==> flow/design.v <==
`timescale 1ns/1ns
module dma_ahb_fifo_sync_small
     #(parameter FDW =32,   
                 FAW =4,   
                 FULN=4)   
(
       input   wire           rst  
     , input   wire           clr  
     , input   wire           clk
     , output  wire           wr_rdy
     , input   wire           wr_vld
     , input   wire [FDW-1:0] wr_din
     , input   wire           rd_rdy
     , output  wire           rd_vld
     , output  wire [FDW-1:0] rd_dout
     , output  wire           full
     , output  wire           empty
     , output  wire           fullN   
     , output  wire           emptyN  
     , output  reg  [FAW:0]   rd_cnt  
     , output  wire [FAW:0]   wr_cnt  
);
   localparam FDT = 1<<FAW;
   reg  [FAW:0]   fifo_head;  
   reg  [FAW:0]   fifo_tail;  
   reg  [FAW:0]   next_tail;
   reg  [FAW:0]   next_head;
   wire [FAW-1:0] read_addr = (rd_vld&rd_rdy) ? next_head[FAW-1:0]
                                              : fifo_head[FAW-1:0];
   always @(posedge clk or posedge rst) begin
      if (rst) begin
          fifo_tail <= 0;
          next_tail <= 1;
      end else if (clr) begin
          fifo_tail <= 0;
          next_tail <= 1;
      end else begin
          if (!full && wr_vld) begin
              fifo_tail <= next_tail;
              next_tail <= next_tail + 1;
          end 
      end
   end
   always @(posedge clk or posedge rst) begin
      if (rst) begin
          fifo_head <= 0;
          next_head <= 1;
      end else if (clr) begin
          fifo_head <= 0;
          next_head <= 1;
      end else begin
          if (!empty && rd_rdy) begin
              fifo_head <= next_head;
              next_head <= next_head + 1;
          end
      end
   end
   assign  wr_cnt = FDT-rd_cnt;
   always @(posedge clk or posedge rst) begin
      if (rst) begin
         rd_cnt <= 0;
      end else if (clr) begin
         rd_cnt <= 0;
      end else begin
         if (wr_vld&&!full&&(!rd_rdy||(rd_rdy&&empty))) begin
             rd_cnt <= rd_cnt + 1;
         end else
         if (rd_rdy&&!empty&&(!wr_vld||(wr_vld&&full))) begin
             rd_cnt <= rd_cnt - 1;
         end
      end
   end
   assign rd_vld = ~empty;
   assign wr_rdy = ~full;
   assign empty  = (fifo_head == fifo_tail);
   assign full   = (rd_cnt>=FDT);
   assign fullN  = (rd_cnt>=(FDT-FULN));
   assign emptyN = (rd_cnt<=FULN);
   reg [FDW-1:0] Mem [0:FDT-1];
   assign rd_dout  = Mem[fifo_head[FAW-1:0]];
   always @(posedge clk) begin
       if (!full && wr_vld) begin
           Mem[fifo_tail[FAW-1:0]] <= wr_din;
       end
   end
endmodule
`timescale 1ns/1ns
module dma_ahb_csr #(parameter T_ADDR_WID=8)
(
       input   wire                   RESET_N
     , input   wire                   CLK
     , input   wire [T_ADDR_WID-1:0]  T_ADDR
     , input   wire                   T_WREN
     , input   wire                   T_RDEN
     , input   wire [31:0]            T_WDATA
     , output  reg  [31:0]            T_RDATA
     , output  wire                   IRQ
     , output  wire            DMA_EN
     , output  wire            DMA_GO
     , input   wire            DMA_BUSY
     , input   wire            DMA_DONE
     , output  wire  [31:0]    DMA_SRC
     , output  wire  [31:0]    DMA_DST
     , output  wire  [15:0]    DMA_BNUM  
     , output  wire  [ 4:0]    DMA_BURST  
);
   localparam CSRA_NAME0   = 8'h00,
              CSRA_NAME1   = 8'h04,
              CSRA_NAME2   = 8'h08,
              CSRA_NAME3   = 8'h0C,
              CSRA_COMP0   = 8'h10,
              CSRA_COMP1   = 8'h14,
              CSRA_COMP2   = 8'h18,
              CSRA_COMP3   = 8'h1C,
              CSRA_VERSION = 8'h20,
              CSRA_CONTROL = 8'h30,
              CSRA_NUM     = 8'h40,
              CSRA_SOURCE  = 8'h44,
              CSRA_DEST    = 8'h48;
   wire [31:0] csr_name0   = "DMA "; 
   wire [31:0] csr_name1   = "AHB "; 
   wire [31:0] csr_name2   = "    "; 
   wire [31:0] csr_name3   = "    "; 
   wire [31:0] csr_comp0   = "DYNA"; 
   wire [31:0] csr_comp1   = "LITH"; 
   wire [31:0] csr_comp2   = "    "; 
   wire [31:0] csr_comp3   = "    "; 
   wire [31:0] csr_version = 32'h20140429;
   reg         csr_ctl_en;  
   reg         csr_ctl_ip;  
   reg         csr_ctl_ie;  
   reg         csr_num_go;  
   reg  [ 4:0] csr_num_burst;  
   reg  [15:0] csr_num_byte;  
   reg  [31:0] csr_source;  
   reg  [31:0] csr_dest;  
   always @ (posedge CLK or negedge RESET_N) begin
   if (RESET_N==1'b0) begin
       T_RDATA <= 'h0;
   end else begin
      if (T_RDEN) begin
         case (T_ADDR) 
           CSRA_NAME0   : T_RDATA <= csr_name0  ;
           CSRA_NAME1   : T_RDATA <= csr_name1  ;
           CSRA_NAME2   : T_RDATA <= csr_name2  ;
           CSRA_NAME3   : T_RDATA <= csr_name3  ;
           CSRA_COMP0   : T_RDATA <= csr_comp0  ;
           CSRA_COMP1   : T_RDATA <= csr_comp1  ;
           CSRA_COMP2   : T_RDATA <= csr_comp2  ;
           CSRA_COMP3   : T_RDATA <= csr_comp3  ;
           CSRA_VERSION : T_RDATA <= csr_version;
           CSRA_CONTROL : T_RDATA <= {csr_ctl_en  
                                     ,29'h0       
                                     ,csr_ctl_ip  
                                     ,csr_ctl_ie  
                                     };
           CSRA_NUM     : T_RDATA <= {csr_num_go     
                                     ,DMA_BUSY       
                                     ,DMA_DONE       
                                     ,8'h0          
                                     ,csr_num_burst  
                                     ,csr_num_byte   
                                     };
           CSRA_SOURCE  : T_RDATA <= csr_source;
           CSRA_DEST    : T_RDATA <= csr_dest;
           default: begin
                    T_RDATA <=32'h0;
           end
         endcase
      end else T_RDATA <= 'h0;
   end  
   end  
   always @ (posedge CLK or negedge RESET_N) begin
   if (RESET_N==1'b0) begin
       csr_ctl_en    <= 1'b0;
       csr_num_burst <= 1'b1;
       csr_num_byte  <= 16'h0;
       csr_source    <= 32'h0;
       csr_dest      <= 32'h0;
   end else begin
      if (T_WREN) begin
         case (T_ADDR) 
           CSRA_CONTROL : csr_ctl_en  
                          <= T_WDATA[31];
           CSRA_NUM     : begin
                          csr_num_burst  
                          <= (T_WDATA[20:16]<4) ? 1
                           : (T_WDATA[20:16]<8) ? 4
                           : (T_WDATA[20:16]<16) ? 8
                           : 16;
                          csr_num_byte   
                          <= T_WDATA[15:0];
                          end
           CSRA_SOURCE  : csr_source <= T_WDATA;
           CSRA_DEST    : csr_dest <= T_WDATA;
         endcase
      end
   end  
   end  
   always @ (posedge CLK or negedge RESET_N) begin
   if (RESET_N==1'b0) begin
       csr_num_go <= 1'b0;  
   end else begin
       if (T_WREN&&(T_ADDR==CSRA_NUM)) begin
           csr_num_go  <= csr_ctl_en & T_WDATA[31];
       end else begin
           if (DMA_DONE) csr_num_go <= 1'b0;
       end
   end  
   end  
   always @ (posedge CLK or negedge RESET_N) begin
   if (RESET_N==1'b0) begin
       csr_ctl_ie <= 1'b0;  
       csr_ctl_ip <= 1'b0;  
   end else begin
       if (T_WREN&&(T_ADDR==CSRA_CONTROL)) begin
           csr_ctl_ie            <= T_WDATA[0];
           csr_ctl_ip            <= (T_WDATA[1]==1'b1) ? 1'b0 : csr_ctl_ip;
       end else begin
           if (csr_ctl_ie & DMA_GO & DMA_DONE)
               csr_ctl_ip <= 1'b1;
       end
   end  
   end  
   assign IRQ = csr_ctl_ip;
   assign DMA_EN = csr_ctl_en;
   assign DMA_GO = csr_ctl_en & csr_num_go;
   assign DMA_SRC = csr_source;
   assign DMA_DST = csr_dest;
   assign DMA_BNUM = csr_num_byte;
   assign DMA_BURST = csr_num_burst;
endmodule
`timescale  1ns/1ns
module dma_ahb_csr_ahb
(
       input   wire          HRESETn 
     , input   wire          HCLK
     , input   wire          HSEL
     , input   wire  [31:0]  HADDR
     , input   wire  [ 1:0]  HTRANS
     , input   wire          HWRITE
     , input   wire  [ 2:0]  HSIZE
     , input   wire  [ 2:0]  HBURST
     , input   wire  [31:0]  HWDATA
     , output  reg   [31:0]  HRDATA
     , output  wire  [ 1:0]  HRESP
     , input   wire          HREADYin
     , output  reg           HREADYout
     , output  wire          IRQ
     , output  wire          DMA_EN
     , output  wire          DMA_GO
     , input   wire          DMA_BUSY
     , input   wire          DMA_DONE
     , output  wire  [31:0]  DMA_SRC
     , output  wire  [31:0]  DMA_DST
     , output  wire  [15:0]  DMA_BNUM  
     , output  wire  [ 4:0]  DMA_BURST  
);
   assign HRESP = 2'b00;  
   localparam T_ADDR_WID = 8;
   reg  [T_ADDR_WID-1:0] T_ADDR;
   reg                   T_WREN;
   reg                   T_RDEN;
   reg  [31:0]           T_WDATA;  
   wire [31:0]           T_RDATA;  
   reg  [ 2:0]           T_SIZE;
   reg [2:0] state;
   localparam STH_IDLE   = 3'h0,
              STH_WRITE0 = 3'h1,
              STH_WRITE1 = 3'h2,
              STH_READ0  = 3'h3, 
              STH_READ1  = 3'h4;
   always @ (posedge HCLK or negedge HRESETn) begin
       if (HRESETn==0) begin
           HRDATA    <=  ~'h0;
           HREADYout <=  1'b1;
           T_ADDR    <=   'h0;
           T_WREN    <=  1'b0;
           T_RDEN    <=  1'b0;
           T_WDATA   <=  ~'h0;
           T_SIZE    <=  3'h0;
           state     <= STH_IDLE;
       end else begin  
           case (state)
           STH_IDLE: begin
                T_RDEN    <= 1'b0;
                T_WREN    <= 1'b0;
                if (HSEL && HREADYin) begin
                   case (HTRANS)
                   2'b00, 2'b01: begin  
                          HREADYout <= 1'b1;
                          T_RDEN    <= 1'b0;
                          T_WREN    <= 1'b0;
                          state     <= STH_IDLE;
                    end  
                   2'b10, 2'b11: begin  
                          HREADYout <= 1'b0;
                          T_ADDR    <= HADDR[T_ADDR_WID-1:0];
                          T_SIZE    <= HSIZE;
                          if (HWRITE) begin  
                              state  <= STH_WRITE0;
                          end else begin  
                              T_RDEN <= 1'b1;  
                              state  <= STH_READ0;
                          end
                    end  
                   endcase  
                end else begin 
                    T_WREN    <= 1'b0;
                    T_RDEN    <= 1'b0;
                    HREADYout <= 1'b1;
                end
                end  
           STH_WRITE0: begin
                     T_WREN    <= 1'b1;
                     T_WDATA   <= HWDATA;
                     HREADYout <= 1'b1;
                     state     <= STH_WRITE1;
                end  
           STH_WRITE1: begin
                     T_WREN    <= 1'b0;
                     T_WDATA   <= 32'b0;
                     HREADYout <= 1'b1;
                     state     <= STH_IDLE;
                end  
           STH_READ0: begin
                    T_RDEN    <= 1'b0;
                    state     <= STH_READ1;
                end  
           STH_READ1: begin
                    HREADYout <= 1'b1;
                    HRDATA    <= T_RDATA;
                    state     <= STH_IDLE;
                end  
           endcase  
       end  
   end  
   dma_ahb_csr #(.T_ADDR_WID(T_ADDR_WID))
   u_csr (
       .RESET_N   (HRESETn)
     , .CLK       (HCLK   )
     , .T_ADDR    (T_ADDR )
     , .T_WREN    (T_WREN )
     , .T_RDEN    (T_RDEN )
     , .T_WDATA   (T_WDATA)
     , .T_RDATA   (T_RDATA)
     , .IRQ       (IRQ    )
     , .DMA_EN    (DMA_EN   )
     , .DMA_GO    (DMA_GO   )
     , .DMA_BUSY  (DMA_BUSY )
     , .DMA_DONE  (DMA_DONE )
     , .DMA_SRC   (DMA_SRC  )
     , .DMA_DST   (DMA_DST  )
     , .DMA_BNUM  (DMA_BNUM ) 
     , .DMA_BURST (DMA_BURST) 
   );
endmodule
`timescale 1ns/1ns
module dma_ahb_master
(
       input   wire            HRESETn
     , input   wire            HCLK
     , output  reg             HBUSREQ
     , input   wire            HGRANT
     , output  reg   [31:0]    HADDR
     , output  reg   [ 1:0]    HTRANS
     , output  reg             HWRITE
     , output  reg   [ 2:0]    HSIZE
     , output  reg   [ 2:0]    HBURST
     , output  wire  [ 3:0]    HPROT
     , output  reg   [31:0]    HWDATA
     , input   wire  [31:0]    HRDATA
     , input   wire  [ 1:0]    HRESP
     , input   wire            HREADY
     , input   wire            DMA_EN
     , input   wire            DMA_GO
     , output  reg             DMA_BUSY
     , output  reg             DMA_DONE
     , input   wire  [31:0]    DMA_SRC
     , input   wire  [31:0]    DMA_DST
     , input   wire  [15:0]    DMA_BNUM  
     , input   wire  [ 4:0]    DMA_BURST  
);
   assign HPROT  = 4'b0011;
   reg [31:0] dma_rd_addr;
   reg [15:0] dma_rd_bnum;
   reg [ 4:0] dma_rd_burst;
   reg [31:0] dma_rd_data;
   reg [31:0] dma_wr_addr;
   reg [15:0] dma_wr_bnum;
   reg [ 4:0] dma_wr_burst;
   reg [31:0] dma_wr_data;
   reg        dma_wr_data_vld;
   reg [ 6:0] bnum;  
   reg         fifo_wr_vld;
   wire        fifo_wr_rdy;
   reg  [31:0] fifo_wr_dat;
   wire        fifo_rd_vld;
   reg         fifo_rd_rdy;
   wire [31:0] fifo_rd_dat;
   wire        fifo_empty ;
   wire        fifo_full  ;
   localparam ST_READY    = 'h0
            , ST_START    = 'h1
            , ST_RD_ARB_S = 'h2
            , ST_RD_S0    = 'h3
            , ST_RD_S1    = 'h4
            , ST_WR_ARB_S = 'h5
            , ST_WR_S0    = 'h6
            , ST_WR_S1    = 'h7
            , ST_RD_ARB_B = 'h8
            , ST_RD_B0    = 'h9
            , ST_RD_B1    = 'hA
            , ST_RD_B2    = 'hB
            , ST_WR_ARB_B = 'hC
            , ST_WR_B0    = 'hD
            , ST_CHECK    = 'hE
            , ST_DONE     = 'hF;
   reg [3:0] state;
   always @ (posedge HCLK or negedge HRESETn) begin
   if (HRESETn==1'b0) begin
       HBUSREQ         <=  1'b0;
       HADDR           <=~32'h0;
       HTRANS          <=  2'b0;
       HSIZE           <=  3'b0;
       HBURST          <=  3'b0;
       HWRITE          <=  1'b0;
       HWDATA          <=~32'h0;
       DMA_BUSY        <=  1'b0;
       DMA_DONE        <=  1'b0;
       dma_rd_addr     <=~32'h0;
       dma_rd_bnum     <= 16'h0;  
       dma_rd_burst    <=  5'h0;
       dma_rd_data     <=~32'h0;
       dma_wr_addr     <=~32'h0;
       dma_wr_bnum     <= 16'h0;  
       dma_wr_burst    <=  5'h0;
       dma_wr_data     <=~32'h0;
       dma_wr_data_vld <= 1'b0;
       bnum            <=  6'h0;  
       fifo_wr_vld     <=  1'b0;
       fifo_wr_dat     <= 32'h0;
       fifo_rd_rdy     <=  1'b0;
       state           <= ST_READY;
   end else if (DMA_EN==1'b0) begin
       HBUSREQ         <=  1'b0;
       HADDR           <=~32'h0;
       HTRANS          <=  2'b0;
       HSIZE           <=  3'b0;
       HBURST          <=  3'b0;
       HWRITE          <=  1'b0;
       HWDATA          <=~32'h0;
       DMA_BUSY        <=  1'b0;
       DMA_DONE        <=  1'b0;
       dma_rd_addr     <=~32'h0;
       dma_rd_bnum     <= 16'h0;  
       dma_rd_burst    <=  5'h0;
       dma_rd_data     <=~32'h0;
       dma_wr_addr     <=~32'h0;
       dma_wr_bnum     <= 16'h0;  
       dma_wr_burst    <=  5'h0;
       dma_wr_data     <=~32'h0;
       dma_wr_data_vld <= 1'b0;
       bnum            <=  6'h0;  
       fifo_wr_vld     <=  1'b0;
       fifo_wr_dat     <= 32'h0;
       fifo_rd_rdy     <=  1'b0;
       state           <= ST_READY;
   end else begin
   case (state)
   ST_READY: begin
      if ((DMA_GO==1'b1)&&(DMA_BNUM>0)&&(DMA_BURST>0)) begin
          DMA_BUSY     <= 1'b1;
          DMA_DONE     <= 1'b0;
          dma_rd_addr  <= DMA_SRC;
          dma_rd_bnum  <= DMA_BNUM;
          dma_rd_burst <=  5'h0;
          dma_wr_addr  <= DMA_DST;
          dma_wr_bnum  <= DMA_BNUM;
          dma_wr_burst <=  5'h0;
          bnum         <=  6'h0;
          HBUSREQ      <=  1'b1;  
          state        <= ST_START;
      end
      end  
   ST_START: begin
      HBUSREQ <= 1'b1;
      if ( (DMA_BURST==5'h1)||          
           (dma_rd_addr[1:0]!=2'b00)||  
           (dma_rd_bnum<4)||            
           (dma_rd_bnum<(DMA_BURST<<2))) begin
           bnum  <= (dma_rd_addr[1:0]!=2'b00) ? 1
                  : (dma_rd_bnum<4) ? 1
                  : 4;
           state <= ST_RD_ARB_S;
      end else begin
           bnum  <= 4;
           state <= ST_RD_ARB_B;
      end
      end  
   ST_RD_ARB_S: begin
      if (HGRANT&HREADY) begin
          HBUSREQ <= 1'b0;
          HADDR   <= dma_rd_addr;
          HSIZE   <= (bnum==1'b1) ? 3'b000 : 3'b010;  
          HTRANS  <= 2'b10;   
          HBURST  <= 3'b000;  
          state   <= ST_RD_S0;
      end
      end  
   ST_RD_S0: begin
      if (HREADY==1'b1) begin
          HTRANS  <= 2'b00;  
          state   <= ST_RD_S1;
      end
      end  
   ST_RD_S1: begin
      if (HREADY==1'b1) begin
          dma_rd_addr   <= dma_rd_addr + bnum;
          dma_rd_bnum   <= dma_rd_bnum - bnum;
          dma_rd_data   <= HRDATA;
          HBUSREQ       <= 1'b1;
          state         <= ST_WR_ARB_S;
      end
      end  
   ST_WR_ARB_S: begin
      if (HGRANT&HREADY) begin
          HBUSREQ  <= 1'b0;
          HADDR    <= dma_wr_addr;
          HWRITE   <= 1'b1;
          HSIZE   <= (bnum==1'b1) ? 3'b000 : 3'b010;  
          HTRANS   <= 2'b10;  
          HBURST   <= 3'b000;  
          state    <= ST_WR_S0;
      end
      end  
   ST_WR_S0: begin
      if (HREADY==1'b1) begin
          HTRANS      <= 2'b00;  
          HWRITE      <= 1'b0;
          HWDATA      <= dma_rd_data;
          dma_wr_addr <= dma_wr_addr + bnum;
          dma_wr_bnum <= dma_wr_bnum - bnum;
          state       <= ST_WR_S1;
      end
      end  
   ST_WR_S1: begin
      if (HREADY==1'b1) begin
          state       <= ST_CHECK;
      end
      end  
   ST_RD_ARB_B: begin
      if (HGRANT&HREADY) begin
          HADDR   <= dma_rd_addr;
          HSIZE   <= 3'b010;  
          HTRANS  <= 2'b10;   
          case (DMA_BURST)
           4: HBURST <= 3'b011;  
           8: HBURST <= 3'b101;  
          16: HBURST <= 3'b111;  
          default: HBURST <= 3'b001;  
          endcase
          dma_rd_addr  <= dma_rd_addr + bnum;
          dma_rd_burst <= dma_rd_burst + 1;
          state        <= ST_RD_B0;
      end
      end  
   ST_RD_B0: begin
      if (HREADY==1'b1) begin
          if (dma_rd_burst<DMA_BURST) begin
              HADDR        <= dma_rd_addr;
              HTRANS       <= 2'b11;   
              dma_rd_addr  <= dma_rd_addr + bnum;
              dma_rd_burst <= dma_rd_burst + 1;
          end else begin
              HBUSREQ     <= 1'b0;
              HTRANS      <= 2'b00;   
          end
          state <= ST_RD_B1;
      end
      end  
   ST_RD_B1: begin
      if (HREADY==1'b1) begin
          dma_rd_bnum <= dma_rd_bnum - bnum;
          fifo_wr_vld <= 1'b1;
          fifo_wr_dat <= HRDATA;
          if (dma_rd_burst<DMA_BURST) begin
              HADDR        <= dma_rd_addr;
              HTRANS       <= 2'b11;   
              dma_rd_addr  <= dma_rd_addr + bnum;
              dma_rd_burst <= dma_rd_burst + 1;
          end else begin
              HTRANS      <= 2'b00;   
          end
          if (dma_rd_burst==(DMA_BURST-2)) begin
              HBUSREQ     <= 1'b0;
          end
          if (dma_rd_burst==DMA_BURST) begin
              state   <= ST_RD_B2;
          end
      end else begin
          fifo_wr_vld <= 1'b0;
      end
      end  
   ST_RD_B2: begin
      if (HREADY==1'b1) begin
          dma_rd_bnum <= dma_rd_bnum - bnum;
          fifo_wr_vld <= 1'b1;
          fifo_wr_dat <= HRDATA;
          HBUSREQ <= 1'b1;
          state   <= ST_WR_ARB_B;
      end else begin
          fifo_wr_vld <= 1'b0;
      end
      end  
   ST_WR_ARB_B: begin
      fifo_wr_vld <= 1'b0;
      if (HGRANT&HREADY) begin
          HADDR   <= dma_wr_addr;
          HWRITE  <= 1'b1;
          HSIZE   <= 3'b010;  
          HTRANS  <= 2'b10;   
          case (DMA_BURST)
           4: HBURST <= 3'b011;  
           8: HBURST <= 3'b101;  
          16: HBURST <= 3'b111;  
          default: HBURST <= 3'b001;  
          endcase
          dma_wr_addr  <= dma_wr_addr + bnum;
          dma_wr_burst <= dma_wr_burst + 1;
          fifo_rd_rdy  <= 1'b1;
          state        <= ST_WR_B0;
      end
      end  
   ST_WR_B0: begin
      if (HREADY==1'b1) begin
          HWDATA          <= (dma_wr_data_vld) ? dma_wr_data : fifo_rd_dat;
          dma_wr_data_vld <= 1'b0;
          fifo_rd_rdy     <= 1'b1;
          dma_wr_bnum     <= dma_wr_bnum - bnum;
          if (dma_wr_burst<DMA_BURST) begin
              HADDR        <= dma_wr_addr;
              HTRANS       <= 2'b11;   
              dma_wr_addr  <= dma_wr_addr + bnum;
              dma_wr_burst <= dma_wr_burst + 1;
          end else begin
              HWRITE  <= 1'b0;
              HTRANS  <= 2'b00;   
          end
          if (dma_wr_burst==(DMA_BURST-2)) begin
              HBUSREQ <= 1'b0;
          end 
          if (dma_wr_burst==DMA_BURST) begin
              fifo_rd_rdy <= 1'b0;
              state       <= ST_CHECK;
          end
      end else begin
          fifo_rd_rdy     <= 1'b0;
          dma_wr_data_vld <= 1'b1;
          dma_wr_data     <= (dma_wr_data_vld) ? dma_wr_data : fifo_rd_dat;
      end
      end  
   ST_CHECK: begin
      fifo_rd_rdy <= 1'b0;
      if (HREADY==1'b0) begin
      end else if (dma_rd_bnum>0) begin
         HBUSREQ      <= 1'b1;
         dma_rd_burst <= 5'h0;
         dma_wr_burst <= 5'h0;
         state        <= ST_START;
      end else begin
         DMA_BUSY <= 1'b0;
         DMA_DONE <= 1'b1;
         state    <= ST_DONE;
      end
      end  
   ST_DONE: begin
      if (DMA_GO==1'b0) begin
         DMA_DONE <= 1'b0;
         state    <= ST_READY;
      end
      end  
   endcase
   end  
   end  
   dma_ahb_fifo_sync_small
   u_fifo (
       .rst     (~HRESETn   ) 
     , .clr     (1'b0       ) 
     , .clk     (HCLK       )
     , .wr_rdy  (fifo_wr_rdy)
     , .wr_vld  (fifo_wr_vld)
     , .wr_din  (fifo_wr_dat)
     , .rd_rdy  (fifo_rd_rdy)
     , .rd_vld  (fifo_rd_vld)
     , .rd_dout (fifo_rd_dat)
     , .full    (fifo_full  )
     , .empty   (fifo_empty )
     , .fullN   () 
     , .emptyN  () 
     , .rd_cnt  () 
     , .wr_cnt  () 
   );
endmodule
`timescale 1ns/1ns
module dma_ahb_simple
(
       input   wire          HRESETn
     , input   wire          HCLK
     , input   wire          S_HSEL
     , input   wire  [31:0]  S_HADDR
     , input   wire  [ 1:0]  S_HTRANS
     , input   wire          S_HWRITE
     , input   wire  [ 2:0]  S_HSIZE
     , input   wire  [ 2:0]  S_HBURST
     , input   wire  [31:0]  S_HWDATA
     , output  wire  [31:0]  S_HRDATA
     , output  wire  [ 1:0]  S_HRESP
     , input   wire          S_HREADYin
     , output  wire          S_HREADYout
     , output  wire          IRQ
     , output  wire          M_HBUSREQ
     , input   wire          M_HGRANT
     , output  wire  [31:0]  M_HADDR
     , output  wire  [ 1:0]  M_HTRANS
     , output  wire          M_HWRITE
     , output  wire  [ 2:0]  M_HSIZE
     , output  wire  [ 2:0]  M_HBURST
     , output  wire  [ 3:0]  M_HPROT
     , output  wire  [31:0]  M_HWDATA
     , input   wire  [31:0]  M_HRDATA
     , input   wire  [ 1:0]  M_HRESP
     , input   wire          M_HREADY
);
   wire            DMA_EN   ;  
   wire            DMA_GO   ;
   wire            DMA_BUSY ;
   wire            DMA_DONE ;
   wire  [31:0]    DMA_SRC  ;  
   wire  [31:0]    DMA_DST  ;  
   wire  [15:0]    DMA_BNUM ;  
   wire  [ 4:0]    DMA_BURST;  
   dma_ahb_csr_ahb
   u_csr (
       .HRESETn   (HRESETn    )
     , .HCLK      (HCLK       )
     , .HSEL      (S_HSEL     )
     , .HADDR     (S_HADDR    )
     , .HTRANS    (S_HTRANS   )
     , .HWRITE    (S_HWRITE   )
     , .HSIZE     (S_HSIZE    )
     , .HBURST    (S_HBURST   )
     , .HWDATA    (S_HWDATA   )
     , .HRDATA    (S_HRDATA   )
     , .HRESP     (S_HRESP    )
     , .HREADYin  (S_HREADYin )
     , .HREADYout (S_HREADYout)
     , .IRQ       (IRQ        )
     , .DMA_EN    (DMA_EN     )
     , .DMA_GO    (DMA_GO     )
     , .DMA_BUSY  (DMA_BUSY   )
     , .DMA_DONE  (DMA_DONE   )
     , .DMA_SRC   (DMA_SRC    )
     , .DMA_DST   (DMA_DST    )
     , .DMA_BNUM  (DMA_BNUM   )
     , .DMA_BURST (DMA_BURST  )
   );
   dma_ahb_master
   u_master (
       .HRESETn   (HRESETn    )
     , .HCLK      (HCLK       )
     , .HBUSREQ   (M_HBUSREQ  )
     , .HGRANT    (M_HGRANT   )
     , .HADDR     (M_HADDR    )
     , .HTRANS    (M_HTRANS   )
     , .HWRITE    (M_HWRITE   )
     , .HSIZE     (M_HSIZE    )
     , .HBURST    (M_HBURST   )
     , .HPROT     (M_HPROT    )
     , .HWDATA    (M_HWDATA   )
     , .HRDATA    (M_HRDATA   )
     , .HRESP     (M_HRESP    )
     , .HREADY    (M_HREADY   )
     , .DMA_EN    (DMA_EN     )
     , .DMA_GO    (DMA_GO     )
     , .DMA_BUSY  (DMA_BUSY   )
     , .DMA_DONE  (DMA_DONE   )
     , .DMA_SRC   (DMA_SRC    )
     , .DMA_DST   (DMA_DST    )
     , .DMA_BNUM  (DMA_BNUM   )
     , .DMA_BURST (DMA_BURST  )
   );
endmodule
-- Step by step through the tools: dma_ahb_simple
Tool output for the design above, in the order of the flow.
Line numbers count from 1 in the design file above.
Operators: Yosys type, input widths -> output width; for muxes data width and select width s.
Cell names lack the library's common part.
The mark - stands for no value.
- design top: dma_ahb_simple
- clock: HCLK
- cell library: sky130hd
- corner: tt_025C_1v80

-- Elaborated design
Yosys after proc, flatten, opt, wreduce and memory -nomap, before mapping. Memory bits, and registers merged into a memory's read port (data or address), are not among the register bits. Print and check cells are not counted. Equal cells are merged and count once.
Memory sizes are those after Yosys's memory passes, which may raise the word count (mostly to a power of two), join words into wider ones and drop unused or constant bits.
- output and inout bits: 114
- RAM bits at 512
- input bits at 113
- elaborated cells at 412
- bits in registers: 500
- memories: 1
- memory list (memory ; depth ; bits a word ; read ports ; wr ports ; RTL line ; text):
    u_master.u_fifo.Mem ; 16 ; 32 ; 1 ; 1 ; 79 ; reg [FDW-1:0] Mem [0:FDT-1];
- multiplexer cells: 164
- $lt $le $gt $ge at 11
- reductions and logical operators at 75
- noted bitwise operators: 5
- add/sub/neg operators at 10
- equal/unequal tests at 103
- operators with widths (operator ; number):
    $mux 32 ; 33
    $pmux 32 s4 ; 3
    $pmux 32 s10 ; 1
    $pmux 32 s2 ; 2
    $mux 4 ; 21
    $mux 5 ; 16
    $add 32x7->32 ; 2
    $eq 5x32->1 ; 2
    $pmux 4 s16 ; 1
    $ne 3x3->1 const B ; 18
    $ne 3x2->1 const B ; 17
    $mux 16 ; 3
    $mux 1 ; 43
    $pmux 5 s4 ; 2
    $gt 16x1->1 const B ; 2
    $eq 4x4->1 const B ; 8
    $eq 8x5->1 const B ; 4
    $pmux 16 s2 ; 1
    $mux 7 ; 4
    $add 5x1->5 const B ; 5
    $ne 5x1->1 const B ; 5
    $reduce_or 2->1 ; 12
    $eq 8x7->1 const B ; 3
    $mux 3 ; 8
    $reduce_and 2->1 ; 11
    $reduce_and 7->1 ; 3
    $reduce_and 18->1 ; 1
    $pmux 3 s2 ; 3
Other operator kinds: 62; their cells: 134.

-- Longest topological paths
Yosys ltp: most cells in a row. Word level: on the elaborated netlist, between registers, memories and ports. Mapped: between sequential cells and ports; inverters and the memories' decode and read muxes count.
- word-level depth: 7
- noted ABC_AREA: 0
- gate-level depth with buffers: 13
- noted gate-level depth less buffers: 11

-- Synthesis result
Source: synth_stat.txt of the flow (Yosys; design flattened, memories mapped). It holds for the ABC_AREA given above (unset counts as 0); a run with the other value may have another netlist.
- mapped area: 43518.0 sq um
- buffer cells: 220
- cell count: 3161
- flip-flop cells at 1018
- sequential area at 28364.7 sq um
- cells by type (cell ; number ; area in all (sq um)):
    edfxtp_1 ; 512 ; 1.54E+04
    dfstp_2 ; 262 ; 6.88E+03
    dfrtp_1 ; 244 ; 6.11E+03
    mux4_2 ; 92 ; 2.07E+03
    mux2i_1 ; 180 ; 1.8E+03
    mux2_2 ; 138 ; 1553.99
    a21oi_1 ; 173 ; 865.83
    nor2_1 ; 226 ; 848.314
    nand2_1 ; 218 ; 818.285
    o21ai_0 ; 125 ; 625.6
    clkbuf_1 ; 165 ; 619.344
    o22a_1 ; 50 ; 437.92
    a31oi_1 ; 68 ; 425.408
    ha_1 ; 30 ; 375.36
    nand3_1 ; 68 ; 340.326
    a22o_1 ; 34 ; 297.786
    a22oi_1 ; 37 ; 277.766
    o22ai_1 ; 44 ; 275.264
Other cell types: 67; their cells: 495.
By module: a second synthesis without flattening, with its own total; a netlist apart from the flattened one above.
- cells (unflattened synthesis): 3159
- noted area total of the unflattened synthesis: 44600.3 sq um
Rows give one instance, submodules left out.
- modules (module ; area (sq um) ; times used ; seq. area (sq um) ; cells):
    dma_ahb_fifo_sync_small ; 20966.4 ; 1 ; 16002.8 ; 884
    dma_ahb_master ; 15024.4 ; 1 ; 7273.2 ; 1634
    dma_ahb_csr (T_ADDR_WID=8) ; 5431.5 ; 1 ; 3004.1 ; 428
    dma_ahb_csr_ahb ; 3178.0 ; 1 ; 2084.5 ; 213
    dma_ahb_simple ; 0.0 ; 1 ; 0.0 ; 0

-- Timing after synthesis
OpenSTA on the mapped netlist: ideal clock, no wires. The path of least setup slack (recovery checks aside). Input and output delay are each 20% of the period. Register names are those of the netlist, which keeps one name where synthesis merged equal registers.
- kind: register -> register
- from: reg u_master.u_fifo.rd_cnt[4]
- to: mem u_master.u_fifo.Mem[12][0]
- setup time at 0.461 ns
- noted time at the first pin: 0.000 ns
- stages on the path at 6
- noted required time: 4.039 ns
- delay of the path: 3.711 ns
- buffers on the path: 1
- data arrival time at 3.250 ns
- noted slack: 0.789 ns
- period: 4.5 ns
- period reached after synthesis at 3.711 ns
"delay of the path" is the arrival time less input delay plus setup time.
"stages on the path": output pins that drive a net of the path, with the launching flip-flop's if there is one; two outputs of one cell count as two.
"period reached after synthesis" = period - worst setup slack (recovery checks aside). The figure is calculated, with input and output delays left at 20% of the set period.
Between the ends stands the longest chain of elaborated cells between them, by number of cells; it is not shown to be the way that was timed. Of several equally long chains one is given.
A line is the first line of the expression or statement that the cell stems from. Yosys adds cells for indexed reads and writes and turns some case tables into memories.
At most two assigning lines are given for a register; there are more.
Only ways into the end's enable, where the timed path ends, are counted here.
- cells stage by stage: dfrtp_1 > nand2b_1 > inv_1 > clkbuf_1 > nand3_1 > nor3_1
- noted length of the longest elaborated chain: 4
- elaborated cells on any way between the ends: 5
- those cells by class: 1 x compare; 2 x mux; 2 x reduce/logical
- RTL lines, path after synthesis (item ; RTL line ; text):
    from (decl) ; 20 ; , output  reg  [FAW:0]   rd_cnt
    from (assign) ; 66 ; rd_cnt <= rd_cnt + 1;
    from (assign) ; 69 ; rd_cnt <= rd_cnt - 1;
    $ge 5x5->1 ; 76 ; assign full   = (rd_cnt>=FDT);
    $logic_not 1->1 ; 82 ; if (!full && wr_vld) begin
    $logic_and 1x1->1 ; 82 ;
    $mux 4 ; 82 ;
    to (decl) ; 79 ; reg [FDW-1:0] Mem [0:FDT-1];

-- Path in the finished layout
Path of least setup slack in the final report of flow run B (OpenROAD, finished layout, wires in). Where an end is a register, its clock arrival counts in the times.
- kind: register -> register
- from: reg u_master.dma_rd_bnum[11]
- to: reg u_master.dma_wr_burst[1]
- period: 3.21 ns
- setup time at 0.11 ns
- noted required time: 3.81 ns
- noted slack: 0.65 ns
- buffers on the path: 0
- data arrival time at 3.16 ns
- stages on the path at 7
- noted time at the first pin: 0.70 ns
Between the ends stands the longest chain of elaborated cells between them, by number of cells; it is not shown to be the way that was timed. Of several equally long chains one is given.
At most two assigning lines are given for a register; there are more.
- cells stage by stage: dfrtp_1 > or4_4 > or4b_4 > nor4_4 > a211o_2 > a21o_4 > mux2_4
- noted length of the longest elaborated chain: 5
- elaborated cells on any way between the ends: 7
- noted RTL lines with such cells: 4
- those cells by class: 1 x compare; 1 x eq/ne; 4 x mux; 1 x reduce/logical
- RTL lines, path after layout (item ; RTL line ; text):
    from (decl) ; 386 ; reg [15:0] dma_rd_bnum;
    from (assign) ; 520 ; dma_rd_bnum   <= dma_rd_bnum - bnum;
    from (assign) ; 584 ; dma_rd_bnum <= dma_rd_bnum - bnum;
    $gt 16x1->1 ; 666 ; end else if (dma_rd_bnum>0) begin
    $mux 5 ; 666 ;
    $mux 5 ; 665 ; if (HREADY==1'b0) begin
    $pmux 5 s4 ; 470 ; case (state)
    $mux 5 ; 445 ; end else if (DMA_EN==1'b0) begin
    to (assign) ; 630 ; dma_wr_burst <= dma_wr_burst + 1;
    to (assign) ; 645 ; dma_wr_burst <= dma_wr_burst + 1;
    to (decl) ; 391 ; reg [ 4:0] dma_wr_burst;

Wiki page: dma_ahb_simple / flow data

dma_ahb_simple through Yosys and OpenROAD on sky130hd: 2 stored runs, unordered, with their settings and measured results. The constraints put input and output delay at 20% of the set period each and load the outputs with 0.01 pF.
"achieved clock period": clock period set for the run, less the worst setup slack. It is reckoned from that one timing run; input and output delays stay at 20% of the period that was set.
"time on the worst setup path" means the part of the period allowed to the worst setup path (the constraints hold back 20% at inputs and 20% at outputs) less its slack; where the path has registers, the arrival times of their clocks count too.
"total power of the final layout": no workload was simulated; the value follows from the tool's default switching activity.

Flow run A
Settings were ABC_AREA = 1; CAP_MARGIN = 25; CELL_PAD_IN_SITES_DETAIL_PLACEMENT = 2; CELL_PAD_IN_SITES_GLOBAL_PLACEMENT = 0; CORE_ASPECT_RATIO = 0.97; CTS_CLUSTER_DIAMETER = 366; GPL_ROUTABILITY_DRIVEN = 1; MAX_ROUTING_LAYER = met4; MIN_ROUTING_LAYER = met2; SETUP_SLACK_MARGIN = 0.36; period_ns = 4.5; CORE_MARGIN = 2; CORE_UTILIZATION = 40; SLEW_MARGIN = 20
- not finished: routing ended with error GRT-0232

Flow run B
Settings were ABC_AREA = 0; CAP_MARGIN = 30; CELL_PAD_IN_SITES_GLOBAL_PLACEMENT = 2; CORE_ASPECT_RATIO = 1.2; CORE_MARGIN = 6; CORE_UTILIZATION = 48; CTS_CLUSTER_DIAMETER = 42; CTS_CLUSTER_SIZE = 48; GPL_ROUTABILITY_DRIVEN = 1; GPL_TIMING_DRIVEN = 1; HOLD_SLACK_MARGIN = 0.29; MAX_ROUTING_LAYER = met4; PLACE_DENSITY_LB_ADDON = 0.0; SETUP_SLACK_MARGIN = 0.68; SLEW_MARGIN = 5; period_ns = 3.21
- noted the total power of the final layout: 29123 µW
- noted the standard-cell area after layout: 53463.8 sq um
- noted the worst-case hold slack: 0.377 ns
- noted the worst setup slack after layout: 0.655 ns
- noted the time on the worst setup path: 2.56 ns
- critical path type: register -> register
- utilization in the final report at 59.7 %
- area of the synthesized netlist at 43518.0 sq um
- achieved clock period at 2.555 ns
- noted the area of the die: 98061.9 sq um
- noted the final setup TNS: 0.000 ns
